==> flow/design.v <==
module rom
(
     clk_i
    ,rst_i
    ,pc_i
    ,w_rom_data_i
    ,w_rom_addr_i
    ,en_w_rom_i
    ,inst_o
);
    input clk_i;
    input rst_i;
    input [15:0] pc_i;
    input [31:0] w_rom_data_i;
    input [15:0] w_rom_addr_i;
    input en_w_rom_i; 
    output reg [31:0] inst_o;
reg [31:0] ROM[31:0];
integer row;
always @(posedge clk_i) begin
    if (rst_i == 1'b1) begin
        inst_o <= 32'b00010001010000000000000000000000;
        for(row = 0; row <= 31; row = row + 1)
            ROM[row] <= 32'b00010001010000000000000000000000;
    end
    else if (en_w_rom_i == 1'b1) begin
        inst_o <= 32'b00010001000000000000000000000000;
        ROM[w_rom_addr_i[4:0]] <= w_rom_data_i;
    end
    else begin
        inst_o <= ROM[pc_i[4:0]];
    end
end
endmodule
module ram
(
     clk_i
    ,rst_i
    ,en_w_ram_i
    ,w_ram_data_i
    ,w_ram_addr_i
    ,r_ram_addr_i
    ,r_ram_data_o
);
    input clk_i;
    input rst_i;
    input en_w_ram_i;
    input [7:0] w_ram_data_i;
    input [15:0] w_ram_addr_i;
    input [15:0] r_ram_addr_i;
    output reg [7:0] r_ram_data_o;
reg [7:0] RAM[31:0];
integer row;
always @(posedge clk_i) begin
    if (rst_i == 1'b1) begin
        r_ram_data_o <= 0;
        for(row = 0; row <= 31; row = row + 1)
            RAM[row] <= 0;
    end
    else if (en_w_ram_i == 1'b1) begin
        r_ram_data_o <= 0;
        RAM[w_ram_addr_i[4:0]] <= w_ram_data_i;
    end
    else begin
        r_ram_data_o <= RAM[r_ram_addr_i[4:0]];
    end
end
endmodule
module register
(
     clk_i
    ,rst_i
    ,en_w_reg_i
    ,w_reg_data_1_i
    ,w_reg_data_2_i
    ,w_reg_addr_1_i
    ,w_reg_addr_2_i
    ,r_reg_addr_1_i
    ,r_reg_addr_2_i
    ,r_reg_addr_3_i
    ,r_reg_addr_4_i
    ,r_reg_data_1_o
    ,r_reg_data_2_o
    ,r_reg_data_3_o
    ,r_reg_data_4_o
    ,reg_watcher_o
);
    input clk_i;
    input rst_i;
    input en_w_reg_i;
    input [7:0] w_reg_data_1_i;
    input [7:0] w_reg_data_2_i;
    input [4:0] w_reg_addr_1_i;
    input [4:0] w_reg_addr_2_i;
    input [4:0] r_reg_addr_1_i;
    input [4:0] r_reg_addr_2_i;
    input [4:0] r_reg_addr_3_i;
    input [4:0] r_reg_addr_4_i;
    output reg [7:0] r_reg_data_1_o;
    output reg [7:0] r_reg_data_2_o;
    output reg [7:0] r_reg_data_3_o;
    output reg [7:0] r_reg_data_4_o;
    output wire [7:0] reg_watcher_o;
reg [7:0] REG[31:0];  
integer row;
always @(posedge clk_i) begin
    if (rst_i == 1'b1) begin
        r_reg_data_1_o <= 0;
        r_reg_data_2_o <= 0;
        r_reg_data_3_o <= 0;
        r_reg_data_4_o <= 0;
        for(row = 0; row <= 31; row = row + 1)
            REG[row] <= 0;
    end
    else if (en_w_reg_i == 1'b1) begin
        r_reg_data_1_o <= 0;
        r_reg_data_2_o <= 0;
        r_reg_data_3_o <= 0;
        r_reg_data_4_o <= 0;
        REG[w_reg_addr_1_i] <= w_reg_data_1_i;
        REG[w_reg_addr_2_i] <= w_reg_data_2_i;
    end
    else begin
        r_reg_data_1_o <= REG[r_reg_addr_1_i];
        r_reg_data_2_o <= REG[r_reg_addr_2_i];
        r_reg_data_3_o <= REG[r_reg_addr_3_i];
        r_reg_data_4_o <= REG[r_reg_addr_4_i];
    end
end
assign reg_watcher_o = REG[5'd22];
endmodule
module inst_mode
(
     clk_i
    ,rst_i
    ,mode_sel_i
    ,imm_inst_i
    ,rom_inst_i
    ,inst_o
);
    input clk_i;
    input rst_i;
    input mode_sel_i;
    input [31:0] imm_inst_i;
    input [31:0] rom_inst_i;
    output [31:0] inst_o;
reg [1:0] bubble_counter;
always @(posedge clk_i) begin
    if (rst_i == 1'b1) begin
        bubble_counter <= 0;
    end
    else if(mode_sel_i == 1'b1) begin
        if (bubble_counter == 3) begin
            bubble_counter <= 0;
        end
        else begin
            bubble_counter <= bubble_counter + 1;
        end
    end
    else begin
        bubble_counter <= 0;
    end
end
assign inst_o = (bubble_counter == 0)?((mode_sel_i)?rom_inst_i:imm_inst_i):32'b00010001000000000000000000000000;
endmodule
module decode
(
     inst_i
    ,alu_o
    ,pc_o
    ,reg_o
    ,imm_o
    ,mem_o
    ,reg_addr_1_o
    ,reg_addr_2_o
    ,reg_addr_3_o
    ,reg_addr_4_o
    ,ram_addr_o
    ,imm_data_1_o
    ,imm_data_2_o
    ,npu_ram_addr_o
    ,npu_w_reg_addr_o
);
    input [31:0] inst_i;
    output [7:0] alu_o;
    output [1:0] pc_o;
    output [1:0] reg_o;
    output imm_o;
    output mem_o;
    output [4:0] reg_addr_1_o;
    output [4:0] reg_addr_2_o;
    output [4:0] reg_addr_3_o;
    output [4:0] reg_addr_4_o;
    output [15:0] ram_addr_o;
    output [7:0] imm_data_1_o;
    output [7:0] imm_data_2_o;
    output [7:0] npu_ram_addr_o;
    output [4:0] npu_w_reg_addr_o;
function [4:0] reg_addr_1;
    input [31:0] inst_i;
    case(inst_i[19])
        1'b1: begin
            case(inst_i[31:24])
                8'b00000001: reg_addr_1 = inst_i[9:5];
                8'b00000010: reg_addr_1 = inst_i[9:5];
                8'b00000101: reg_addr_1 = inst_i[9:5];
                8'b00000110: reg_addr_1 = inst_i[9:5];
                8'b00000111: reg_addr_1 = inst_i[9:5];
                8'b00001000: reg_addr_1 = inst_i[9:5];
                8'b00001001: reg_addr_1 = inst_i[9:5];
                8'b00001010: reg_addr_1 = inst_i[9:5];
                default: reg_addr_1 = 8'b00000000;
            endcase
        end
        1'b0: begin
            case(inst_i[31:24])
                8'b00000001: reg_addr_1 = inst_i[17:13];
                8'b00000010: reg_addr_1 = inst_i[17:13];
                8'b00000011: reg_addr_1 = inst_i[17:13];
                8'b00000100: reg_addr_1 = inst_i[17:13];
                8'b00000101: reg_addr_1 = inst_i[17:13];
                8'b00000110: reg_addr_1 = inst_i[17:13];
                8'b00000111: reg_addr_1 = inst_i[17:13];
                8'b00001000: reg_addr_1 = inst_i[17:13];
                8'b00001001: reg_addr_1 = inst_i[17:13];
                8'b00001010: reg_addr_1 = inst_i[17:13];            
                8'b00001011: reg_addr_1 = inst_i[17:13];
                8'b00001101: reg_addr_1 = inst_i[17:13];
                8'b00001110: reg_addr_1 = inst_i[17:13];
                8'b00001111: reg_addr_1 = inst_i[17:13];
                8'b00010000: reg_addr_1 = inst_i[17:13];
                8'b00010001: reg_addr_1 = 8'b00000000;
                8'b00010010:  reg_addr_1 = 5'd27;
                default: reg_addr_1 = 8'b00000000;
            endcase
        end
        default: reg_addr_1 = 8'b00000000;
    endcase
endfunction
function [4:0] reg_addr_2;
    input [31:0] inst_i;
    case(inst_i[19])
        1'b1: begin
            case(inst_i[31:24])
                8'b00000001: reg_addr_2 = inst_i[4:0];
                8'b00000010: reg_addr_2 = inst_i[4:0];
                8'b00000101: reg_addr_2 = inst_i[4:0];
                8'b00000110: reg_addr_2 = inst_i[4:0];
                8'b00001000: reg_addr_2 = inst_i[4:0];
                8'b00001001: reg_addr_2 = inst_i[4:0];
                default: reg_addr_2 = 8'b00000000;
            endcase
        end
        1'b0: begin
            case(inst_i[31:24])
                8'b00000001: reg_addr_2 = inst_i[12:8];
                8'b00000010: reg_addr_2 = inst_i[12:8];
                8'b00000011: reg_addr_2 = inst_i[12:8];
                8'b00000100: reg_addr_2 = inst_i[12:8];
                8'b00000101: reg_addr_2 = inst_i[12:8];
                8'b00000110: reg_addr_2 = inst_i[12:8];
                8'b00000111: reg_addr_2 = inst_i[12:8];
                8'b00001000: reg_addr_2 = inst_i[12:8];
                8'b00001001: reg_addr_2 = inst_i[12:8];
                8'b00001010: reg_addr_2 = inst_i[12:8];            
                8'b00001011: reg_addr_2 = inst_i[12:8];
                8'b00001101: reg_addr_2 = inst_i[12:8];
                8'b00001110: reg_addr_2 = inst_i[12:8];
                8'b00001111: reg_addr_2 = inst_i[12:8];
                8'b00010000: reg_addr_2 = inst_i[12:8];
                8'b00010001: reg_addr_2 = 8'b00000000;
                default: reg_addr_2 = 8'b00000000;
            endcase
        end
        default: reg_addr_2 = 8'b00000000;
    endcase
endfunction
function [4:0] reg_addr_3;
    input [31:0] inst_i;
    case(inst_i[19])
        1'b1: begin
            case(inst_i[31:24])
                default: reg_addr_3 = 8'b00000000;
            endcase
        end
        1'b0: begin
            case(inst_i[31:24])
                8'b00000001: reg_addr_3 = inst_i[7:3];
                8'b00000010: reg_addr_3 = inst_i[7:3];
                8'b00000011: reg_addr_3 = inst_i[7:3];
                8'b00000100: reg_addr_3 = 5'd24;
                8'b00000101: reg_addr_3 = inst_i[7:3];
                8'b00000110: reg_addr_3 = inst_i[7:3];
                8'b00001000: reg_addr_3 = inst_i[7:3];
                8'b00001001: reg_addr_3 = inst_i[7:3];           
                8'b00001011: reg_addr_3 = inst_i[7:3];
                8'b00001110: reg_addr_3 = 5'd30;
                8'b00001111: reg_addr_3 = 5'd30;
                8'b00010000: reg_addr_3 = inst_i[7:3];
                8'b00010001: reg_addr_3 = 8'b00000000;
                default: reg_addr_3 = 8'b00000000;
            endcase
        end
        default: reg_addr_3 = 8'b00000000;
    endcase
endfunction
function [4:0] reg_addr_4;
    input [31:0] inst_i;
    case(inst_i[19])
        1'b1: begin
            case(inst_i[31:24])
                default: reg_addr_4 = 8'b00000000;
            endcase
        end
        1'b0: begin
            case(inst_i[31:24])
                8'b00000100: reg_addr_4 = 5'd23;
                8'b00001110: reg_addr_4 = 5'd29;
                8'b00001111: reg_addr_4 = 5'd29;
                8'b00010001: reg_addr_4 = 8'b00000000;
                default: reg_addr_4 = 8'b00000000;
            endcase
        end
        default: reg_addr_4 = 8'b00000000;
    endcase
endfunction
function [7:0] imm_data_1;
    input [31:0]inst_i;
    case(inst_i[19])
        1'b1: begin
            case(inst_i[31:24])
                8'b00000001: imm_data_1 = inst_i[17:10];
                8'b00000010: imm_data_1 = inst_i[17:10];
                8'b00000101: imm_data_1 = inst_i[17:10];
                8'b00000110: imm_data_1 = inst_i[17:10];
                8'b00000111: imm_data_1 = inst_i[17:10];
                8'b00001000: imm_data_1 = inst_i[17:10];
                8'b00001001: imm_data_1 = inst_i[17:10];
                8'b00001010: imm_data_1 = inst_i[17:10];
                8'b00001100: imm_data_1 = inst_i[17:10];
                default: imm_data_1 = 8'b00000000;
            endcase
        end
        1'b0: begin
            case(inst_i[31:24])
                default: imm_data_1 = 8'b00000000;
            endcase
        end
        default: imm_data_1 = 8'b00000000;
    endcase
endfunction
function [7:0] imm_data_2;
    input [31:0]inst_i;
    case(inst_i[19])
        1'b1: begin
            case(inst_i[31:24])
                8'b00001100: imm_data_2 = inst_i[9:2];
                default: imm_data_2 = 8'b00000000;
            endcase
        end
        1'b0: begin
            case(inst_i[31:24])
                default: imm_data_2 = 8'b00000000;
            endcase
        end
        default: imm_data_2 = 8'b00000000;
    endcase
endfunction
assign alu_o = inst_i[31:24];
assign pc_o = inst_i[23:22];
assign reg_o = inst_i[21:20];
assign imm_o = inst_i[19];
assign mem_o = inst_i[18];
assign reg_addr_1_o = reg_addr_1(inst_i);
assign reg_addr_2_o = reg_addr_2(inst_i);
assign reg_addr_3_o = reg_addr_3(inst_i);
assign reg_addr_4_o = reg_addr_4(inst_i);
assign ram_addr_o = (alu_o == 8'b00001100)?inst_i[17:2]:8'b00000000;
assign imm_data_1_o = imm_data_1(inst_i);
assign imm_data_2_o = imm_data_2(inst_i);
assign npu_ram_addr_o = inst_i[17:10];
assign npu_w_reg_addr_o = inst_i[9:5];
endmodule
module inst_buffer
(
     clk_i
    ,rst_i
    ,alu_i
    ,pc_i
    ,reg_i
    ,imm_i
    ,mem_i
    ,reg_addr_1_i
    ,reg_addr_2_i
    ,reg_addr_3_i
    ,reg_addr_4_i
    ,ram_addr_i
    ,imm_data_1_i
    ,imm_data_2_i
    ,npu_ram_addr_i
    ,npu_w_reg_addr_i
    ,alu_o
    ,pc_o
    ,reg_o
    ,imm_o
    ,mem_o
    ,reg_addr_1_o
    ,reg_addr_2_o
    ,reg_addr_3_o
    ,reg_addr_4_o
    ,ram_addr_o
    ,imm_data_1_o
    ,imm_data_2_o
    ,npu_ram_addr_o
    ,npu_w_reg_addr_o
);
    input clk_i;
    input rst_i;
    input [7:0] alu_i;
    input [1:0] pc_i;
    input [1:0] reg_i;
    input imm_i;
    input mem_i;
    input [4:0] reg_addr_1_i;
    input [4:0] reg_addr_2_i;
    input [4:0] reg_addr_3_i;
    input [4:0] reg_addr_4_i;
    input [15:0] ram_addr_i;
    input [7:0] imm_data_1_i;
    input [7:0] imm_data_2_i;
    input [7:0] npu_ram_addr_i;
    input [4:0] npu_w_reg_addr_i;
    output reg [7:0] alu_o;
    output reg [1:0] pc_o;
    output reg [1:0] reg_o;
    output reg imm_o;
    output reg mem_o;
    output reg [4:0] reg_addr_1_o;
    output reg [4:0] reg_addr_2_o;
    output reg [4:0] reg_addr_3_o;
    output reg [4:0] reg_addr_4_o;
    output reg [15:0] ram_addr_o;
    output reg [7:0] imm_data_1_o;
    output reg [7:0] imm_data_2_o;
    output reg [7:0] npu_ram_addr_o;
    output reg [4:0] npu_w_reg_addr_o;
always @(posedge clk_i) begin
    if (rst_i == 1'b1) begin
        alu_o <= 0;
        pc_o <= 0;
        reg_o <= 0;
        imm_o <= 0;
        mem_o <= 0;
        reg_addr_1_o <= 0;
        reg_addr_2_o <= 0;
        reg_addr_3_o <= 0;
        reg_addr_4_o <= 0;
        ram_addr_o <= 0;
        npu_ram_addr_o <= 0;
        npu_w_reg_addr_o <= 0;
    end
    else begin
        alu_o <= alu_i;
        pc_o <= pc_i;
        reg_o <= reg_i;
        imm_o <= imm_i;
        mem_o <= mem_i;
        reg_addr_1_o <= reg_addr_1_i;
        reg_addr_2_o <= reg_addr_2_i;
        reg_addr_3_o <= reg_addr_3_i;
        reg_addr_4_o <= reg_addr_4_i;
        ram_addr_o <= ram_addr_i;
        imm_data_1_o <= imm_data_1_i;
        imm_data_2_o <= imm_data_2_i;
        npu_ram_addr_o <= npu_ram_addr_i;
        npu_w_reg_addr_o <= npu_w_reg_addr_i;
    end
end
endmodule
module alu
(
     clk_i
    ,rst_i
    ,mode_sel_i
    ,alu_i
    ,pc_i
    ,reg_i
    ,imm_i
    ,mem_i
    ,reg_addr_1_i
    ,reg_addr_2_i
    ,reg_addr_3_i
    ,reg_addr_4_i
    ,ram_addr_i
    ,imm_data_1_i
    ,imm_data_2_i
    ,r_ram_data_i
    ,r_reg_data_1_i
    ,r_reg_data_2_i
    ,r_reg_data_3_i
    ,r_reg_data_4_i
    ,r_pc_data_i
    ,en_w_reg_o
    ,en_w_ram_o
    ,w_ram_data_o
    ,w_ram_addr_o
    ,w_reg_data_1_o
    ,w_reg_data_2_o
    ,w_reg_addr_1_o
    ,w_reg_addr_2_o
    ,w_pc_data_o
);
    input clk_i;
    input rst_i;
    input mode_sel_i;
    input [7:0] alu_i;
    input [1:0] pc_i;
    input [1:0] reg_i;
    input imm_i;
    input mem_i;
    input [4:0] reg_addr_1_i;
    input [4:0] reg_addr_2_i;
    input [4:0] reg_addr_3_i;
    input [4:0] reg_addr_4_i;
    input [15:0] ram_addr_i;
    input [7:0] imm_data_1_i;
    input [7:0] imm_data_2_i;
    input [7:0] r_ram_data_i;
    input [7:0] r_reg_data_1_i;
    input [7:0] r_reg_data_2_i;
    input [7:0] r_reg_data_3_i;
    input [7:0] r_reg_data_4_i;
    input [15:0] r_pc_data_i;
    output reg en_w_reg_o;
    output reg en_w_ram_o;
    output reg [7:0] w_ram_data_o;
    output reg [15:0] w_ram_addr_o;
    output reg [7:0] w_reg_data_1_o;
    output reg [7:0] w_reg_data_2_o;
    output reg [4:0] w_reg_addr_1_o;
    output reg [4:0] w_reg_addr_2_o;
    output reg [15:0] w_pc_data_o;
wire [15:0] mul_imm_rslt;
wire [15:0] mul_reg_rslt;
wire [15:0] div_rslt;
assign mul_imm_rslt = r_reg_data_1_i * imm_data_1_i;
assign mul_reg_rslt = r_reg_data_1_i * r_reg_data_2_i;
assign div_rslt = ({r_reg_data_1_i, r_reg_data_2_i} == 16'd0) ? 16'hFFFF :
                  {r_reg_data_3_i, r_reg_data_4_i}/{r_reg_data_1_i, r_reg_data_2_i};
always @(posedge clk_i) begin
    if (rst_i == 1'b1) begin
        en_w_reg_o <= 0;
        en_w_ram_o <= 0;
        w_ram_data_o <= 0;
        w_ram_addr_o <= 0;
        w_reg_data_1_o <= 0;
        w_reg_data_2_o <= 0;
        w_reg_addr_1_o <= 0;
        w_reg_addr_2_o <= 0;
        w_pc_data_o <= 0;
    end
    else begin
        case(alu_i)
            8'b00000001: begin
                if (imm_i == 1'b1) begin
                    if (imm_data_1_i[7] == 1 && r_reg_data_1_i[7] == 1) begin
                        w_reg_addr_1_o <= reg_addr_2_i;
                        w_reg_addr_2_o <= 5'd26;
                        w_reg_data_1_o <= imm_data_1_i + r_reg_data_1_i;
                        w_reg_data_2_o <= 8'b11111111;
                    end
                    else begin
                        w_reg_addr_1_o <= reg_addr_2_i;
                        w_reg_addr_2_o <= 5'd26;
                        w_reg_data_1_o <= imm_data_1_i + r_reg_data_1_i;
                        w_reg_data_2_o <= 8'b00000000;
                    end
                end
                else begin
                    if (r_reg_data_2_i[7] == 1 && r_reg_data_1_i[7] == 1) begin
                        w_reg_addr_1_o <= reg_addr_3_i;
                        w_reg_addr_2_o <= 5'd26;
                        w_reg_data_1_o <= r_reg_data_2_i + r_reg_data_1_i;
                        w_reg_data_2_o <= 8'b11111111;
                    end
                    else begin
                        w_reg_addr_1_o <= reg_addr_3_i;
                        w_reg_addr_2_o <= 5'd26;
                        w_reg_data_1_o <= r_reg_data_2_i + r_reg_data_1_i;
                        w_reg_data_2_o <= 8'b00000000;
                    end
                end
                en_w_reg_o <= 1;
                en_w_ram_o <= 0;
                w_ram_data_o <= 0;
                w_ram_addr_o <= 0;
                if (mode_sel_i == 1'b0) begin
                    w_pc_data_o <= r_pc_data_i;
                end
                else begin
                    if (r_pc_data_i >= 31) begin
                        w_pc_data_o <= 0;
                    end
                    else begin
                        w_pc_data_o <= r_pc_data_i + 1;
                    end
                end
            end
            8'b00000010: begin
                if (imm_i == 1'b1) begin
                    w_reg_addr_1_o <= reg_addr_2_i;
                    w_reg_addr_2_o <= 5'd25;
                    w_reg_data_1_o <= r_reg_data_1_i - imm_data_1_i;
                    if (imm_data_1_i <= r_reg_data_1_i) begin
                        w_reg_data_2_o <= 8'b00000000;
                    end
                    else begin
                        w_reg_data_2_o <= 8'b11111111;
                    end
                end
                else begin
                    w_reg_addr_1_o <= reg_addr_3_i;
                    w_reg_addr_2_o <= 5'd25;
                    w_reg_data_1_o <= r_reg_data_1_i - r_reg_data_2_i;
                    if (r_reg_data_2_i <= r_reg_data_1_i) begin
                        w_reg_data_2_o <= 8'b00000000;
                    end
                    else begin
                        w_reg_data_2_o <= 8'b11111111;
                    end
                end
                en_w_reg_o <= 1;
                en_w_ram_o <= 0;
                w_ram_data_o <= 0;
                w_ram_addr_o <= 0;
                if (mode_sel_i == 1'b0) begin
                    w_pc_data_o <= r_pc_data_i;
                end
                else begin
                    if (r_pc_data_i >= 31) begin
                        w_pc_data_o <= 0;
                    end
                    else begin
                        w_pc_data_o <= r_pc_data_i + 1;
                    end
                end
            end
            8'b00000011: begin
                if (imm_i == 1'b1) begin
                    w_reg_addr_1_o <= 5'd24;
                    w_reg_addr_2_o <= 5'd23;
                    w_reg_data_1_o <= mul_imm_rslt[15:8];
                    w_reg_data_2_o <= mul_imm_rslt[7:0];
                end
                else begin
                    w_reg_addr_1_o <= 5'd24;
                    w_reg_addr_2_o <= 5'd23;
                    w_reg_data_1_o <= mul_reg_rslt[15:8];
                    w_reg_data_2_o <= mul_reg_rslt[7:0];
                end
                en_w_reg_o <= 1;
                en_w_ram_o <= 0;
                w_ram_data_o <= 0;
                w_ram_addr_o <= 0;
                if (mode_sel_i == 1'b0) begin
                    w_pc_data_o <= r_pc_data_i;
                end
                else begin
                    if (r_pc_data_i >= 31) begin
                        w_pc_data_o <= 0;
                    end
                    else begin
                        w_pc_data_o <= r_pc_data_i + 1;
                    end
                end
            end
            8'b00000100: begin
                if (imm_i == 1'b1) begin
                    en_w_reg_o <= 0;
                    en_w_ram_o <= 0;
                    w_ram_data_o <= 0;
                    w_ram_addr_o <= 0;
                    w_reg_data_1_o <= 0;
                    w_reg_data_2_o <= 0;
                    w_reg_addr_1_o <= 0;
                    w_reg_addr_2_o <= 0;
                end
                else begin
                    w_reg_addr_1_o <= 5'd24;
                    w_reg_addr_2_o <= 5'd23;
                    w_reg_data_1_o <= div_rslt[15:8];
                    w_reg_data_2_o <= div_rslt[7:0];
                end
                en_w_reg_o <= 1;
                en_w_ram_o <= 0;
                w_ram_data_o <= 0;
                w_ram_addr_o <= 0;
                if (mode_sel_i == 1'b0) begin
                    w_pc_data_o <= r_pc_data_i;
                end
                else begin
                    if (r_pc_data_i >= 31) begin
                        w_pc_data_o <= 0;
                    end
                    else begin
                        w_pc_data_o <= r_pc_data_i + 1;
                    end
                end
            end
            8'b00000101: begin
                if (imm_i == 1'b1) begin
                    w_reg_addr_1_o <= reg_addr_2_i;
                    w_reg_data_1_o <= imm_data_1_i & r_reg_data_1_i;
                end
                else begin
                    w_reg_addr_1_o <= reg_addr_3_i;
                    w_reg_data_1_o <= r_reg_data_2_i & r_reg_data_1_i;
                end
                w_reg_addr_2_o <= 5'd0;
                w_reg_data_2_o <= 8'b00000000;
                en_w_reg_o <= 1;
                en_w_ram_o <= 0;
                w_ram_data_o <= 0;
                w_ram_addr_o <= 0;
                if (mode_sel_i == 1'b0) begin
                    w_pc_data_o <= r_pc_data_i;
                end
                else begin
                    if (r_pc_data_i >= 31) begin
                        w_pc_data_o <= 0;
                    end
                    else begin
                        w_pc_data_o <= r_pc_data_i + 1;
                    end
                end
            end
            8'b00000110: begin
                if (imm_i == 1'b1) begin
                    w_reg_addr_1_o <= reg_addr_2_i;
                    w_reg_data_1_o <= imm_data_1_i | r_reg_data_1_i;
                end
                else begin
                    w_reg_addr_1_o <= reg_addr_3_i;
                    w_reg_data_1_o <= r_reg_data_2_i | r_reg_data_1_i;
                end
                w_reg_addr_2_o <= 5'd0;
                w_reg_data_2_o <= 8'b00000000;
                en_w_reg_o <= 1;
                en_w_ram_o <= 0;
                w_ram_data_o <= 0;
                w_ram_addr_o <= 0;
                if (mode_sel_i == 1'b0) begin
                    w_pc_data_o <= r_pc_data_i;
                end
                else begin
                    if (r_pc_data_i >= 31) begin
                        w_pc_data_o <= 0;
                    end
                    else begin
                        w_pc_data_o <= r_pc_data_i + 1;
                    end
                end
            end
            8'b00000111: begin
                if (imm_i == 1'b1) begin
                    w_reg_addr_1_o <= reg_addr_1_i;
                    w_reg_data_1_o <= ~ imm_data_1_i;
                end
                else begin
                    w_reg_addr_1_o <= reg_addr_2_i;
                    w_reg_data_1_o <= ~ r_reg_data_1_i;
                end
                w_reg_addr_2_o <= 5'd0;
                w_reg_data_2_o <= 8'b00000000;
                en_w_reg_o <= 1;
                en_w_ram_o <= 0;
                w_ram_data_o <= 0;
                w_ram_addr_o <= 0;
                if (mode_sel_i == 1'b0) begin
                    w_pc_data_o <= r_pc_data_i;
                end
                else begin
                    if (r_pc_data_i >= 31) begin
                        w_pc_data_o <= 0;
                    end
                    else begin
                        w_pc_data_o <= r_pc_data_i + 1;
                    end
                end
            end
            8'b00001000: begin
                if (imm_i == 1'b1) begin
                    w_reg_addr_1_o <= reg_addr_2_i;
                    w_reg_data_1_o <= r_reg_data_1_i >> imm_data_1_i;
                end
                else begin
                    w_reg_addr_1_o <= reg_addr_3_i;
                    w_reg_data_1_o <= r_reg_data_1_i >> r_reg_data_2_i;
                end
                w_reg_addr_2_o <= 5'd0;
                w_reg_data_2_o <= 8'b00000000;
                en_w_reg_o <= 1;
                en_w_ram_o <= 0;
                w_ram_data_o <= 0;
                w_ram_addr_o <= 0;
                if (mode_sel_i == 1'b0) begin
                    w_pc_data_o <= r_pc_data_i;
                end
                else begin
                    if (r_pc_data_i >= 31) begin
                        w_pc_data_o <= 0;
                    end
                    else begin
                        w_pc_data_o <= r_pc_data_i + 1;
                    end
                end
            end
            8'b00001001: begin
                if (imm_i == 1'b1) begin
                    w_reg_addr_1_o <= reg_addr_2_i;
                    w_reg_data_1_o <= r_reg_data_1_i << imm_data_1_i;
                end
                else begin
                    w_reg_addr_1_o <= reg_addr_3_i;
                    w_reg_data_1_o <= r_reg_data_1_i << r_reg_data_2_i;
                end
                w_reg_addr_2_o <= 5'd0;
                w_reg_data_2_o <= 8'b00000000;
                en_w_reg_o <= 1;
                en_w_ram_o <= 0;
                w_ram_data_o <= 0;
                w_ram_addr_o <= 0;
                if (mode_sel_i == 1'b0) begin
                    w_pc_data_o <= r_pc_data_i;
                end
                else begin
                    if (r_pc_data_i >= 31) begin
                        w_pc_data_o <= 0;
                    end
                    else begin
                        w_pc_data_o <= r_pc_data_i + 1;
                    end
                end
            end
            8'b00001010: begin
                if (imm_i == 1'b1) begin
                    w_reg_addr_1_o <= reg_addr_1_i;
                    w_reg_data_1_o <= imm_data_1_i;
                end
                else begin
                    w_reg_addr_1_o <= reg_addr_2_i;
                    w_reg_data_1_o <= r_reg_data_1_i;
                end
                w_reg_addr_2_o <= 5'd0;
                w_reg_data_2_o <= 8'b00000000;
                en_w_reg_o <= 1;
                en_w_ram_o <= 0;
                w_ram_data_o <= 0;
                w_ram_addr_o <= 0;
                if (mode_sel_i == 1'b0) begin
                    w_pc_data_o <= r_pc_data_i;
                end
                else begin
                    if (r_pc_data_i >= 31) begin
                        w_pc_data_o <= 0;
                    end
                    else begin
                        w_pc_data_o <= r_pc_data_i + 1;
                    end
                end
            end
            8'b00001011: begin
                if (imm_i == 1'b1) begin
                    en_w_reg_o <= 0;
                    en_w_ram_o <= 0;
                    w_ram_data_o <= 0;
                    w_ram_addr_o <= 0;
                    w_reg_data_1_o <= 0;
                    w_reg_data_2_o <= 0;
                    w_reg_addr_1_o <= 0;
                    w_reg_addr_2_o <= 0;
                end
                else begin
                    w_reg_addr_1_o <= 5'd0;
                    w_reg_data_1_o <= 8'b00000000;
                    w_reg_addr_2_o <= 5'd0;
                    w_reg_data_2_o <= 8'b00000000;
                    en_w_reg_o <= 0;
                    en_w_ram_o <= 1;
                    w_ram_data_o <= r_reg_data_1_i;
                    w_ram_addr_o <= {r_reg_data_2_i,r_reg_data_3_i};
                end
                if (mode_sel_i == 1'b0) begin
                    w_pc_data_o <= r_pc_data_i;
                end
                else begin
                    if (r_pc_data_i >= 31) begin
                        w_pc_data_o <= 0;
                    end
                    else begin
                        w_pc_data_o <= r_pc_data_i + 1;
                    end
                end
            end
            8'b00001100: begin
                if (imm_i == 1'b1) begin
                    en_w_reg_o <= 1;
                    en_w_ram_o <= 0;
                    w_ram_data_o <= 0;
                    w_ram_addr_o <= 0;
                    w_reg_data_1_o <= r_ram_data_i;
                    w_reg_data_2_o <= 5'd0;
                    w_reg_addr_1_o <= 5'd28;
                    w_reg_addr_2_o <= 8'b00000000;
                end
                else begin
                    en_w_reg_o <= 0;
                    en_w_ram_o <= 0;
                    w_ram_data_o <= 0;
                    w_ram_addr_o <= 0;
                    w_reg_data_1_o <= 0;
                    w_reg_data_2_o <= 0;
                    w_reg_addr_1_o <= 0;
                    w_reg_addr_2_o <= 0;
                end
                if (mode_sel_i == 1'b0) begin
                    w_pc_data_o <= r_pc_data_i;
                end
                else begin
                    if (r_pc_data_i >= 31) begin
                        w_pc_data_o <= 0;
                    end
                    else begin
                        w_pc_data_o <= r_pc_data_i + 1;
                    end
                end
            end
            8'b00001101: begin
                if (imm_i == 1'b1) begin
                    en_w_reg_o <= 0;
                    en_w_ram_o <= 0;
                    w_ram_data_o <= 0;
                    w_ram_addr_o <= 0;
                    w_reg_data_1_o <= 0;
                    w_reg_data_2_o <= 0;
                    w_reg_addr_1_o <= 0;
                    w_reg_addr_2_o <= 0;
                    w_pc_data_o <= r_pc_data_i + 1;
                end
                else begin
                    w_pc_data_o <= {r_reg_data_1_i,r_reg_data_2_i};
                end
            end
            8'b00001110: begin
                if (imm_i == 1'b1) begin
                    en_w_reg_o <= 0;
                    en_w_ram_o <= 0;
                    w_ram_data_o <= 0;
                    w_ram_addr_o <= 0;
                    w_reg_data_1_o <= 0;
                    w_reg_data_2_o <= 0;
                    w_reg_addr_1_o <= 0;
                    w_reg_addr_2_o <= 0;
                    w_pc_data_o <= r_pc_data_i + 1;
                end
                else begin
                    if (r_reg_data_1_i == r_reg_data_2_i) begin
                        w_pc_data_o <= {r_reg_data_3_i,r_reg_data_4_i};
                    end
                    else begin
                        w_pc_data_o <= r_pc_data_i + 1;
                    end
                end
            end
            8'b00001111: begin
                if (imm_i == 1'b1) begin
                    en_w_reg_o <= 0;
                    en_w_ram_o <= 0;
                    w_ram_data_o <= 0;
                    w_ram_addr_o <= 0;
                    w_reg_data_1_o <= 0;
                    w_reg_data_2_o <= 0;
                    w_reg_addr_1_o <= 0;
                    w_reg_addr_2_o <= 0;
                    w_pc_data_o <= r_pc_data_i + 1;
                end
                else begin
                    if (r_reg_data_1_i != r_reg_data_2_i) begin
                        w_pc_data_o <= {r_reg_data_3_i,r_reg_data_4_i};
                    end
                    else begin
                        w_pc_data_o <= r_pc_data_i + 1;
                    end
                end
            end
            8'b00010000: begin
                if (imm_i == 1'b1) begin
                    en_w_reg_o <= 0;
                    w_reg_data_1_o <= 0;
                    w_reg_data_2_o <= 0;
                    w_reg_addr_1_o <= 0;
                    w_reg_addr_2_o <= 0;
                end
                else begin
                    en_w_reg_o <= 1;
                    w_reg_data_1_o <= (r_reg_data_1_i > r_reg_data_2_i)?r_reg_data_1_i:r_reg_data_2_i;
                    w_reg_data_2_o <= (r_reg_data_1_i > r_reg_data_2_i)?8'b11111111:8'b00000000;
                    w_reg_addr_1_o <= r_reg_data_3_i;
                    w_reg_addr_2_o <= 5'd31;
                end
                en_w_ram_o <= 0;
                w_ram_data_o <= 0;
                w_ram_addr_o <= 0;
                if (mode_sel_i == 1'b0) begin
                    w_pc_data_o <= r_pc_data_i;
                end
                else begin
                    if (r_pc_data_i >= 31) begin
                        w_pc_data_o <= 0;
                    end
                    else begin
                        w_pc_data_o <= r_pc_data_i + 1;
                    end
                end
            end
            8'b00010001: begin
                en_w_ram_o <= 0;
                en_w_reg_o <= 0;
                w_ram_data_o <= 0;
                w_ram_addr_o <= 0;
                w_reg_data_1_o <= 0;
                w_reg_data_2_o <= 0;
                w_reg_addr_1_o <= 0;
                w_reg_addr_2_o <= 0;
                if (pc_i == 2'b00 || pc_i == 2'b11 || mode_sel_i == 1'b0) begin
                    w_pc_data_o <= r_pc_data_i;
                end
                else begin
                    if (r_pc_data_i >= 31) begin
                        w_pc_data_o <= 0;
                    end
                    else begin
                        w_pc_data_o <= r_pc_data_i + 1;
                    end
                end
            end
            8'b00010010: begin  
                if (imm_i == 1'b1) begin
                    en_w_reg_o <= 0;
                    en_w_ram_o <= 0;
                    w_ram_data_o <= 0;
                    w_ram_addr_o <= 0;
                    w_reg_data_1_o <= 0;
                    w_reg_data_2_o <= 0;
                    w_reg_addr_1_o <= 0;
                    w_reg_addr_2_o <= 0;
                    if (mode_sel_i == 1'b0) begin
                        w_pc_data_o <= r_pc_data_i;
                    end
                    else begin
                        if (r_pc_data_i >= 31) begin
                            w_pc_data_o <= 0;
                        end
                        else begin
                            w_pc_data_o <= r_pc_data_i + 1;
                        end
                    end
                end
                else begin
                    en_w_reg_o <= 0;
                    en_w_ram_o <= 0;
                    w_ram_data_o <= 0;
                    w_ram_addr_o <= 0;
                    w_reg_data_1_o <= 0;
                    w_reg_data_2_o <= 0;
                    w_reg_addr_1_o <= 0;
                    w_reg_addr_2_o <= 0;
                    if (mode_sel_i == 1'b0) begin
                        w_pc_data_o <= r_pc_data_i;
                    end
                    else begin
                        if (r_pc_data_i >= 31) begin
                            w_pc_data_o <= 0;
                        end
                        else begin
                            w_pc_data_o <= r_pc_data_i + 1;
                        end
                    end
                end
            end
            default: begin
                en_w_ram_o <= 0;
                en_w_reg_o <= 0;
                w_ram_data_o <= 0;
                w_ram_addr_o <= 0;
                w_reg_data_1_o <= 0;
                w_reg_data_2_o <= 0;
                w_reg_addr_1_o <= 0;
                w_reg_addr_2_o <= 0;
                if (mode_sel_i == 1'b0) begin
                    w_pc_data_o <= r_pc_data_i;
                end
                else begin
                    if (r_pc_data_i >= 31) begin
                        w_pc_data_o <= 0;
                    end
                    else begin
                        w_pc_data_o <= r_pc_data_i + 1;
                    end
                end
            end
        endcase
    end
end
endmodule
module isc_cpu_top
(
     clk_i
    ,rst_i
    ,rst_rom_i
    ,mode_sel_i
    ,en_w_rom_i
    ,w_rom_addr_i
    ,w_rom_data_i
    ,instruction_i
    ,reg_watcher_o
    ,pc_o
    ,wb_en_o
    ,wb_addr_1_o
    ,wb_data_1_o
    ,wb_addr_2_o
    ,wb_data_2_o
);
    input clk_i;
    input rst_i;
    input rst_rom_i;
    input mode_sel_i;
    input en_w_rom_i;
    input [15:0] w_rom_addr_i;
    input [31:0] w_rom_data_i;
    input [31:0] instruction_i;
    output [7:0] reg_watcher_o;
    output [15:0] pc_o;
    output wb_en_o;
    output [4:0] wb_addr_1_o;
    output [7:0] wb_data_1_o;
    output [4:0] wb_addr_2_o;
    output [7:0] wb_data_2_o;
wire [15:0] pc_s30;
wire [1:0] pc_sgin_s12;
wire [1:0] pc_sgin_s23;
wire [31:0] rom_inst_s12;
wire [31:0] inst_s12;
wire [7:0] alu_s12;
wire [1:0] reg_s12;
wire imm_s12;
wire mem_s12;
wire [4:0] r_reg_addr_1_s12;
wire [4:0] r_reg_addr_2_s12;
wire [4:0] r_reg_addr_3_s12;
wire [4:0] r_reg_addr_4_s12;
wire [15:0] r_ram_addr_s12;
wire [7:0] imm_data_1_s12;
wire [7:0] imm_data_2_s12;
wire [7:0] npu_ram_addr_s12;
wire [4:0] npu_w_reg_addr_s12;
wire [7:0] alu_s23;
wire [1:0] reg_s23;
wire imm_s23;
wire mem_s23;
wire [4:0] r_reg_addr_1_s23;
wire [4:0] r_reg_addr_2_s23;
wire [4:0] r_reg_addr_3_s23;
wire [4:0] r_reg_addr_4_s23;
wire [15:0] r_ram_addr_s23;
wire [7:0] imm_data_1_s23;
wire [7:0] imm_data_2_s23;
wire [7:0] npu_ram_addr_s23;
wire [4:0] npu_w_reg_addr_s23;
wire [7:0] r_reg_data_1;
wire [7:0] r_reg_data_2;
wire [7:0] r_reg_data_3;
wire [7:0] r_reg_data_4;
wire [7:0] r_ram_data;
wire en_w_reg;
wire en_w_ram;
wire [7:0] w_ram_data;
wire [15:0] w_ram_addr;
wire [7:0] w_reg_data_1;
wire [7:0] w_reg_data_2;
wire [4:0] w_reg_addr_1;
wire [4:0] w_reg_addr_2;
rom rom(
     .clk_i(clk_i)
    ,.rst_i(rst_rom_i)
    ,.pc_i(pc_s30)
    ,.w_rom_data_i(w_rom_data_i)
    ,.w_rom_addr_i(w_rom_addr_i)
    ,.en_w_rom_i(en_w_rom_i)
    ,.inst_o(rom_inst_s12)
);
inst_mode inst_mode(
     .clk_i(clk_i)
    ,.rst_i(rst_i)
    ,.mode_sel_i(mode_sel_i)
    ,.imm_inst_i(instruction_i)
    ,.rom_inst_i(rom_inst_s12)
    ,.inst_o(inst_s12)
);
decode decode(
     .inst_i(inst_s12)
    ,.alu_o(alu_s12)
    ,.pc_o(pc_sgin_s12)
    ,.reg_o(reg_s12)
    ,.imm_o(imm_s12)
    ,.mem_o(mem_s12)
    ,.reg_addr_1_o(r_reg_addr_1_s12)
    ,.reg_addr_2_o(r_reg_addr_2_s12)
    ,.reg_addr_3_o(r_reg_addr_3_s12)
    ,.reg_addr_4_o(r_reg_addr_4_s12)
    ,.ram_addr_o(r_ram_addr_s12)
    ,.imm_data_1_o(imm_data_1_s12)
    ,.imm_data_2_o(imm_data_2_s12)
    ,.npu_ram_addr_o(npu_ram_addr_s12)
    ,.npu_w_reg_addr_o(npu_w_reg_addr_s12)
);
ram ram(
     .clk_i(clk_i)
    ,.rst_i(rst_i)
    ,.en_w_ram_i(en_w_ram)
    ,.w_ram_data_i(w_ram_data)
    ,.w_ram_addr_i(w_ram_addr)
    ,.r_ram_addr_i(r_ram_addr_s12)
    ,.r_ram_data_o(r_ram_data)
);
register register(
     .clk_i(clk_i)
    ,.rst_i(rst_i)
    ,.en_w_reg_i(en_w_reg)
    ,.w_reg_data_1_i(w_reg_data_1)
    ,.w_reg_data_2_i(w_reg_data_2)
    ,.w_reg_addr_1_i(w_reg_addr_1)
    ,.w_reg_addr_2_i(w_reg_addr_2)
    ,.r_reg_addr_1_i(r_reg_addr_1_s12)
    ,.r_reg_addr_2_i(r_reg_addr_2_s12)
    ,.r_reg_addr_3_i(r_reg_addr_3_s12)
    ,.r_reg_addr_4_i(r_reg_addr_4_s12)
    ,.r_reg_data_1_o(r_reg_data_1)
    ,.r_reg_data_2_o(r_reg_data_2)
    ,.r_reg_data_3_o(r_reg_data_3)
    ,.r_reg_data_4_o(r_reg_data_4)
    ,.reg_watcher_o(reg_watcher_o)
);
inst_buffer inst_buffer(
     .clk_i(clk_i)
    ,.rst_i(rst_i)
    ,.alu_i(alu_s12)
    ,.pc_i(pc_sgin_s12)
    ,.reg_i(reg_s12)
    ,.imm_i(imm_s12)
    ,.mem_i(mem_s12)
    ,.reg_addr_1_i(r_reg_addr_1_s12)
    ,.reg_addr_2_i(r_reg_addr_2_s12)
    ,.reg_addr_3_i(r_reg_addr_3_s12)
    ,.reg_addr_4_i(r_reg_addr_4_s12)
    ,.ram_addr_i(r_ram_addr_s12)
    ,.imm_data_1_i(imm_data_1_s12)
    ,.imm_data_2_i(imm_data_2_s12)
    ,.npu_ram_addr_i(npu_ram_addr_s12)
    ,.npu_w_reg_addr_i(npu_w_reg_addr_s12)
    ,.alu_o(alu_s23)
    ,.pc_o(pc_sgin_s23)
    ,.reg_o(reg_s23)
    ,.imm_o(imm_s23)
    ,.mem_o(mem_s23)
    ,.reg_addr_1_o(r_reg_addr_1_s23)
    ,.reg_addr_2_o(r_reg_addr_2_s23)
    ,.reg_addr_3_o(r_reg_addr_3_s23)
    ,.reg_addr_4_o(r_reg_addr_4_s23)
    ,.ram_addr_o(r_ram_addr_s23)
    ,.imm_data_1_o(imm_data_1_s23)
    ,.imm_data_2_o(imm_data_2_s23)
    ,.npu_ram_addr_o(npu_ram_addr_s23)
    ,.npu_w_reg_addr_o(npu_w_reg_addr_s23)
);
alu alu(
     .clk_i(clk_i)
    ,.rst_i(rst_i)
    ,.mode_sel_i(mode_sel_i)
    ,.alu_i(alu_s23)
    ,.pc_i(pc_sgin_s23)
    ,.reg_i(reg_s23)
    ,.imm_i(imm_s23)
    ,.mem_i(mem_s23)
    ,.reg_addr_1_i(r_reg_addr_1_s23)
    ,.reg_addr_2_i(r_reg_addr_2_s23)
    ,.reg_addr_3_i(r_reg_addr_3_s23)
    ,.reg_addr_4_i(r_reg_addr_4_s23)
    ,.ram_addr_i(r_ram_addr_s23)
    ,.imm_data_1_i(imm_data_1_s23)
    ,.imm_data_2_i(imm_data_2_s23)
    ,.r_ram_data_i(r_ram_data)
    ,.r_reg_data_1_i(r_reg_data_1)
    ,.r_reg_data_2_i(r_reg_data_2)
    ,.r_reg_data_3_i(r_reg_data_3)
    ,.r_reg_data_4_i(r_reg_data_4)
    ,.r_pc_data_i(pc_s30)
    ,.en_w_reg_o(en_w_reg)
    ,.en_w_ram_o(en_w_ram)
    ,.w_ram_data_o(w_ram_data)
    ,.w_ram_addr_o(w_ram_addr)
    ,.w_reg_data_1_o(w_reg_data_1)
    ,.w_reg_data_2_o(w_reg_data_2)
    ,.w_reg_addr_1_o(w_reg_addr_1)
    ,.w_reg_addr_2_o(w_reg_addr_2)
    ,.w_pc_data_o(pc_s30)
);
assign pc_o = pc_s30;
assign wb_en_o = en_w_reg;
assign wb_addr_1_o = w_reg_addr_1;
assign wb_data_1_o = w_reg_data_1;
assign wb_addr_2_o = w_reg_addr_2;
assign wb_data_2_o = w_reg_data_2;
endmodule
### Reports on isc_cpu_top

What the tools print for isc_cpu_top, step after step.
Line numbers count from 1 in the design file above.
A cell with - has no value.

| inputs | value |
|---|---|
| top | isc_cpu_top |
| clock port | clk_i |
| cell library | sky130hd |
| timing corner | tt_025C_1v80 |

### Word level

Source: Yosys, flattened and elaborated, memories not mapped. Widths are those after wreduce. Print and check cells do not count.
Yosys's memory passes give these memory sizes; they may raise the number of words (mostly to a power of two), join words into wider ones and drop unused or constant bits.

| word-level totals | value |
|---|---|
| register bits | 125 |
| memory bits (writable) | 1536 |
| memory cells | 3 |
| bits of input ports | 85 |
| output and inout bits | 51 |
| cells after elaboration | 210 |

| operators by class | value |
|---|---|
| add/sub/neg operators | 6 |
| multiply operators | 2 |
| divide/modulo/power cells | 1 |
| magnitude comparators | 4 |
| equality and inequality tests | 40 |
| shifts and indexed selects | 4 |
| mux-type cells | 98 |
| bitwise gates (word level) | 9 |
| reduce/logical cells | 24 |

Memory list:

| memory | depth | bits a word | line | source |
|---|---|---|---|---|
| rom.ROM | 32 | 32 | 18 | `reg [31:0] ROM[31:0];` |
| ram.RAM | 32 | 8 | 52 | `reg [7:0] RAM[31:0];` |
| register.REG | 32 | 8 | 104 | `reg [7:0] REG[31:0];` |

Operators by type and width:

| operator | count |
|---|---|
| divider 16 x 16 -> 16 bit | 1 |
| multiplier 8 x 8 -> 16 bit | 2 |
| two-way mux 8 bit | 32 |
| two-way mux 16 bit | 9 |
| == test 8 x 4 -> 1 bit with constant B | 16 |
| two-way mux 32 bit | 4 |
| two-way mux 5 bit | 24 |
| case mux 8 bit (select 13 bit) | 1 |
| case mux 5 bit (select 2 bit) | 7 |
| == test 8 x 3 -> 1 bit with constant B | 8 |
| case mux 16 bit (select 4 bit) | 1 |
| case mux 8 bit (select 6 bit) | 1 |
| case mux 5 bit (select 7 bit) | 1 |
| == test 8 x 2 -> 1 bit with constant B | 4 |
| == test 8 x 5 -> 1 bit with constant B | 4 |
| case mux 8 bit (select 2 bit) | 2 |
| case mux 5 bit (select 6 bit) | 1 |
| two-way mux 23 bit | 1 |
| OR reduction 9 bit | 2 |
| adder 16 x 1 -> 16 bit with constant B | 1 |
| greater-or-equal comparator 16 x 5 -> 1 bit with constant B | 1 |
| zero test 16 bit | 1 |
| == test 8 x 1 -> 1 bit with constant B | 2 |
| adder 8 bit | 2 |
| subtractor 8 bit | 2 |
| less-or-equal comparator 8 bit | 2 |
| AND 8 bit | 2 |
| bitwise OR 8 bit | 2 |

Other operator kinds: 26; their cells: 52.

### Depth

Yosys ltp: most cells in a row. Word level: on the elaborated netlist, between registers, memories and ports. Mapped: between sequential cells and ports; inverters and the memories' decode and read muxes count.

| depth | value |
|---|---|
| depth after elaboration | 7 |
| ABC_AREA | 1 |
| depth in mapped cells | 211 |
| gate-level depth less buffers | 206 |

### Synthesis result

Yosys stat after the flow's synthesis: flattened, memories mapped to cells. It holds for the ABC_AREA given above (unset counts as 0); a run with the other value may have another netlist.

| mapped netlist | value |
|---|---|
| cells in the netlist | 10220 |
| mapped area | 0.0900489 mm² |
| sequential area | 0.0466648 mm² |
| flip-flop cells | 1607 |
| buffers | 740 |

Cell types:

| type | count |
|---|---|
| sky130_fd_sc_hd__edfxtp_1 | 1448 |
| sky130_fd_sc_hd__nor2_1 | 2033 |
| sky130_fd_sc_hd__nand2_1 | 1431 |
| sky130_fd_sc_hd__o21ai_0 | 895 |
| sky130_fd_sc_hd__ha_1 | 260 |
| sky130_fd_sc_hd__dfxtp_1 | 159 |
| sky130_fd_sc_hd__inv_1 | 781 |
| sky130_fd_sc_hd__o22ai_1 | 426 |
| sky130_fd_sc_hd__clkbuf_1 | 638 |
| sky130_fd_sc_hd__nand3_1 | 476 |
| sky130_fd_sc_hd__o211ai_1 | 275 |
| sky130_fd_sc_hd__a21oi_1 | 345 |
| sky130_fd_sc_hd__o221ai_1 | 191 |
| sky130_fd_sc_hd__fa_1 | 75 |
| sky130_fd_sc_hd__a31oi_1 | 100 |
| sky130_fd_sc_hd__nor3_1 | 115 |
| sky130_fd_sc_hd__xor2_1 | 46 |
| sky130_fd_sc_hd__a211oi_1 | 43 |

Other cell types: 51; their cells: 483.

### Worst setup path after synthesis

Source: OpenSTA report_checks on the synthesized netlist (no wires, ideal clock, input and output delay 20% of the period each), path of least setup slack; recovery checks are left aside. Register names are those of the netlist, which keeps one name where synthesis merged equal registers.

| path after synthesis | value |
|---|---|
| path type | reg2reg |
| start | register register.r_reg_data_2_o[0] |
| end | register alu.w_reg_data_2_o[0] |
| period | 40000 ps |
| library setup time | 110 ps |
| time at the first pin | 0 ps |
| arrival | 23378 ps |
| required time | 39890 ps |
| slack | 16512 ps |
| delay of the path | 23488 ps |
| driving pins on the path | 200 |
| buffers on the path | 8 |
| period reached after synthesis | 23488 ps |

"delay of the path" is the arrival time less input delay plus setup time.
"driving pins on the path" counts driving pins, that of a launching flip-flop among them; a cell with two outputs on the path counts twice.
"period reached after synthesis" is the clock period less the worst setup slack; recovery checks do not enter. This is arithmetic on one report: input and output delays are still those of the set period (20% each).
The rows between start and end are the longest chain of elaborated cells between them; the timing report does not say that the signal goes this way. Where chains are equally long, one stands for them.
A line is the first line of the expression or statement that the cell stems from. Yosys adds cells for indexed reads and writes and turns some case tables into memories.
At most two assigning lines are given for a register; there are more.

| on the way, after synthesis | value |
|---|---|
| cell sequence | sky130_fd_sc_hd__dfxtp_1 sky130_fd_sc_hd__clkbuf_1 sky130_fd_sc_hd__inv_1 sky130_fd_sc_hd__ha_1 sky130_fd_sc_hd__inv_1 sky130_fd_sc_hd__nor2_1 sky130_fd_sc_hd__nand2_1 sky130_fd_sc_hd__nor2_1 sky130_fd_sc_hd__o21ai_0 sky130_fd_sc_hd__nand3_1 sky130_fd_sc_hd__nand2_1 sky130_fd_sc_hd__inv_1 sky130_fd_sc_hd__ha_1 sky130_fd_sc_hd__nand2_1 sky130_fd_sc_hd__inv_1 sky130_fd_sc_hd__o2111ai_1 sky130_fd_sc_hd__nand2_1 sky130_fd_sc_hd__nand2_1 [164 not listed] sky130_fd_sc_hd__clkbuf_1 sky130_fd_sc_hd__nand2_1 sky130_fd_sc_hd__o21ai_0 sky130_fd_sc_hd__ha_1 sky130_fd_sc_hd__a21boi_0 sky130_fd_sc_hd__o21a_1 sky130_fd_sc_hd__o21a_1 sky130_fd_sc_hd__o21a_1 sky130_fd_sc_hd__o21a_1 sky130_fd_sc_hd__o21a_1 sky130_fd_sc_hd__o21ai_0 sky130_fd_sc_hd__nand2_1 sky130_fd_sc_hd__nand2_1 sky130_fd_sc_hd__a21oi_1 sky130_fd_sc_hd__o31ai_1 sky130_fd_sc_hd__o2111ai_1 sky130_fd_sc_hd__nand2_1 sky130_fd_sc_hd__inv_1 |
| length of the longest elaborated chain | 4 |
| elaborated cells between the ends (all ways) | 13 |

Ends and longest elaborated chain, after synthesis:

| item | line | source |
|---|---|---|
| from (decl) | 100 | `output reg [7:0] r_reg_data_2_o;` |
| divider 16 x 16 -> 16 bit | 549 | `{r_reg_data_3_i, r_reg_data_4_i}/{r_reg_data_1_i, r_reg_data_2_i};` |
| two-way mux 16 bit | 548 | `assign div_rslt = ({r_reg_data_1_i, r_reg_data_2_i} == 16'd0) ? 16'hFFFF :` |
| two-way mux 8 bit | 678 | `if (imm_i == 1'b1) begin` |
| case mux 8 bit (select 6 bit) | 563 | `case(alu_i)` |
| to (assign) | 653 | `w_reg_data_2_o <= mul_imm_rslt[7:0];` |
| to (assign) | 659 | `w_reg_data_2_o <= mul_reg_rslt[7:0];` |
| to (decl) | 539 | `output reg [7:0] w_reg_data_2_o;` |

### Path in the finished layout

From the final timing report of run 1: the path of least setup slack in the routed layout; clock arrival at registers is part of the times.
The path's times are printed in steps of 10 ps; the period is the one set.

| path after layout | value |
|---|---|
| path type | reg2reg |
| start | register register.r_reg_data_1_o[7] |
| end | register alu.w_reg_data_2_o[0] |
| period | 40000 ps |
| library setup time | 30 ps |
| time at the first pin | 820 ps |
| arrival | 32430 ps |
| required time | 40770 ps |
| slack | 8350 ps |
| driving pins on the path | 193 |
| buffers on the path | 1 |

The rows between start and end are the longest chain of elaborated cells between them; the timing report does not say that the signal goes this way. Where chains are equally long, one stands for them.
At most two assigning lines are given for a register; there are more.

| on the way, after layout | value |
|---|---|
| cell sequence | sky130_fd_sc_hd__dfxtp_1 sky130_fd_sc_hd__buf_4 sky130_fd_sc_hd__inv_1 sky130_fd_sc_hd__nand2_1 sky130_fd_sc_hd__nor2_1 sky130_fd_sc_hd__nand2_1 sky130_fd_sc_hd__nor2_1 sky130_fd_sc_hd__nand2_1 sky130_fd_sc_hd__nand2_1 sky130_fd_sc_hd__nand2_1 sky130_fd_sc_hd__nand2_1 sky130_fd_sc_hd__inv_1 sky130_fd_sc_hd__ha_1 sky130_fd_sc_hd__nand2_1 sky130_fd_sc_hd__inv_1 sky130_fd_sc_hd__o2111ai_1 sky130_fd_sc_hd__nand2_1 sky130_fd_sc_hd__nand2_1 [157 not listed] sky130_fd_sc_hd__nand3_1 sky130_fd_sc_hd__inv_1 sky130_fd_sc_hd__o21ai_0 sky130_fd_sc_hd__ha_1 sky130_fd_sc_hd__a21boi_0 sky130_fd_sc_hd__o21a_1 sky130_fd_sc_hd__o21a_1 sky130_fd_sc_hd__o21a_1 sky130_fd_sc_hd__o21a_1 sky130_fd_sc_hd__o21a_1 sky130_fd_sc_hd__o21ai_0 sky130_fd_sc_hd__nand2_1 sky130_fd_sc_hd__nand2_1 sky130_fd_sc_hd__a21oi_1 sky130_fd_sc_hd__o31ai_1 sky130_fd_sc_hd__o2111ai_1 sky130_fd_sc_hd__nand2_1 sky130_fd_sc_hd__inv_1 |
| length of the longest elaborated chain | 4 |
| elaborated cells between the ends (all ways) | 18 |

Ends and longest elaborated chain, after layout:

| item | line | source |
|---|---|---|
| from (decl) | 99 | `output reg [7:0] r_reg_data_1_o;` |
| divider 16 x 16 -> 16 bit | 549 | `{r_reg_data_3_i, r_reg_data_4_i}/{r_reg_data_1_i, r_reg_data_2_i};` |
| two-way mux 16 bit | 548 | `assign div_rslt = ({r_reg_data_1_i, r_reg_data_2_i} == 16'd0) ? 16'hFFFF :` |
| two-way mux 8 bit | 678 | `if (imm_i == 1'b1) begin` |
| case mux 8 bit (select 6 bit) | 563 | `case(alu_i)` |
| to (assign) | 653 | `w_reg_data_2_o <= mul_imm_rslt[7:0];` |
| to (assign) | 659 | `w_reg_data_2_o <= mul_reg_rslt[7:0];` |
| to (decl) | 539 | `output reg [7:0] w_reg_data_2_o;` |

Stored flow runs of isc_cpu_top (3 of them; Yosys, OpenROAD, sky130hd). They differ in their settings and are not a sequence. Constraints: input delay and output delay 20% of the set period each, output load 0.01 pF.

## Run 1

==> flow/run.sh <==
#!/bin/bash
# the make line also repeats the synthesis and layout settings of config.mk as NAME=value (left out here)
make -C /OpenROAD-flow-scripts/flow DESIGN_CONFIG=/design/flow/config.mk WORK_HOME=/design/flow/orfs CLKGATE_MAP_FILE= finish
==> flow/config.mk <==
export PLATFORM = sky130hd
export DESIGN_NAME = isc_cpu_top
export DESIGN_NICKNAME = isc_cpu_top
export VERILOG_FILES = /design/flow/design.v
export SDC_FILE = /design/flow/constraint.sdc
export NUM_CORES = 4
export LEC_CHECK = 0
export ABC_AREA = 1
export CAP_MARGIN = 20
export CORE_ASPECT_RATIO = 1.1
export CORE_MARGIN = 7
export CORE_UTILIZATION = 40
export CTS_CLUSTER_DIAMETER = 305
export CTS_CLUSTER_SIZE = 96
export GPL_ROUTABILITY_DRIVEN = 1
export HOLD_SLACK_MARGIN = 0.06
export PLACE_DENSITY_LB_ADDON = 0.12
export SETUP_SLACK_MARGIN = -1.46
export SLEW_MARGIN = 35
==> flow/constraint.sdc <==
create_clock -name core_clock -period 40.0 [get_ports {clk_i}]
set_input_delay 8.0000 -clock core_clock [delete_from_list [all_inputs] [get_ports {clk_i}]]
set_output_delay 8.0000 -clock core_clock [all_outputs]
set_load 0.01 [all_outputs]

| result of run 1 | value |
|---|---|
| post-route worst hold slack | 478 ps |
| chip area after synthesis (Yosys) | 0.0900489 mm² |
| smallest setup slack | 8345 ps |
| total die area | 0.238619 mm² |
| standard-cell area after layout | 0.0949498 mm² |
| setup total negative slack | 0 ps |

## Run 2

==> flow/run.sh <==
#!/bin/bash
# the make line also repeats the synthesis and layout settings of config.mk as NAME=value (left out here)
make -C /OpenROAD-flow-scripts/flow DESIGN_CONFIG=/design/flow/config.mk WORK_HOME=/design/flow/orfs CLKGATE_MAP_FILE= finish
==> flow/config.mk <==
export PLATFORM = sky130hd
export DESIGN_NAME = isc_cpu_top
export DESIGN_NICKNAME = isc_cpu_top
export VERILOG_FILES = /design/flow/design.v
export SDC_FILE = /design/flow/constraint.sdc
export NUM_CORES = 4
export LEC_CHECK = 0
export ABC_AREA = 1
export CAP_MARGIN = 30
export CELL_PAD_IN_SITES_GLOBAL_PLACEMENT = 2
export CORE_MARGIN = 8
export CORE_UTILIZATION = 40
export CTS_CLUSTER_DIAMETER = 67
export CTS_CLUSTER_SIZE = 58
export MIN_ROUTING_LAYER = met1
export PLACE_DENSITY_LB_ADDON = 0.23
export SETUP_SLACK_MARGIN = -2.0
export SLEW_MARGIN = 15
==> flow/constraint.sdc <==
create_clock -name core_clock -period 59.7 [get_ports {clk_i}]
set_input_delay 11.9400 -clock core_clock [delete_from_list [all_inputs] [get_ports {clk_i}]]
set_output_delay 11.9400 -clock core_clock [all_outputs]
set_load 0.01 [all_outputs]

| result of run 2 | value |
|---|---|
| post-route worst hold slack | 460 ps |
| chip area after synthesis (Yosys) | 0.0900489 mm² |
| smallest setup slack | 28189 ps |
| total die area | 0.240561 mm² |
| standard-cell area after layout | 0.0989474 mm² |
| setup total negative slack | 0 ps |

## Run 3

==> flow/run.sh <==
#!/bin/bash
# the make line also repeats the synthesis and layout settings of config.mk as NAME=value (left out here)
make -C /OpenROAD-flow-scripts/flow DESIGN_CONFIG=/design/flow/config.mk WORK_HOME=/design/flow/orfs CLKGATE_MAP_FILE= finish
==> flow/config.mk <==
export PLATFORM = sky130hd
export DESIGN_NAME = isc_cpu_top
export DESIGN_NICKNAME = isc_cpu_top
export VERILOG_FILES = /design/flow/design.v
export SDC_FILE = /design/flow/constraint.sdc
export NUM_CORES = 4
export LEC_CHECK = 0
export CAP_MARGIN = 20
export CORE_MARGIN = 2
export CORE_UTILIZATION = 40
export PLACE_DENSITY = 0.6
export SETUP_SLACK_MARGIN = 4.13
export SLEW_MARGIN = 20
==> flow/constraint.sdc <==
create_clock -name core_clock -period 34.3 [get_ports {clk_i}]
set_input_delay 6.8600 -clock core_clock [delete_from_list [all_inputs] [get_ports {clk_i}]]
set_output_delay 6.8600 -clock core_clock [all_outputs]
set_load 0.01 [all_outputs]

| result of run 3 | value |
|---|---|
| post-route worst hold slack | 456 ps |
| chip area after synthesis (Yosys) | 0.0921709 mm² |
| smallest setup slack | 5906 ps |
| total die area | 0.234285 mm² |
| standard-cell area after layout | 0.102118 mm² |
| setup total negative slack | 0 ps |
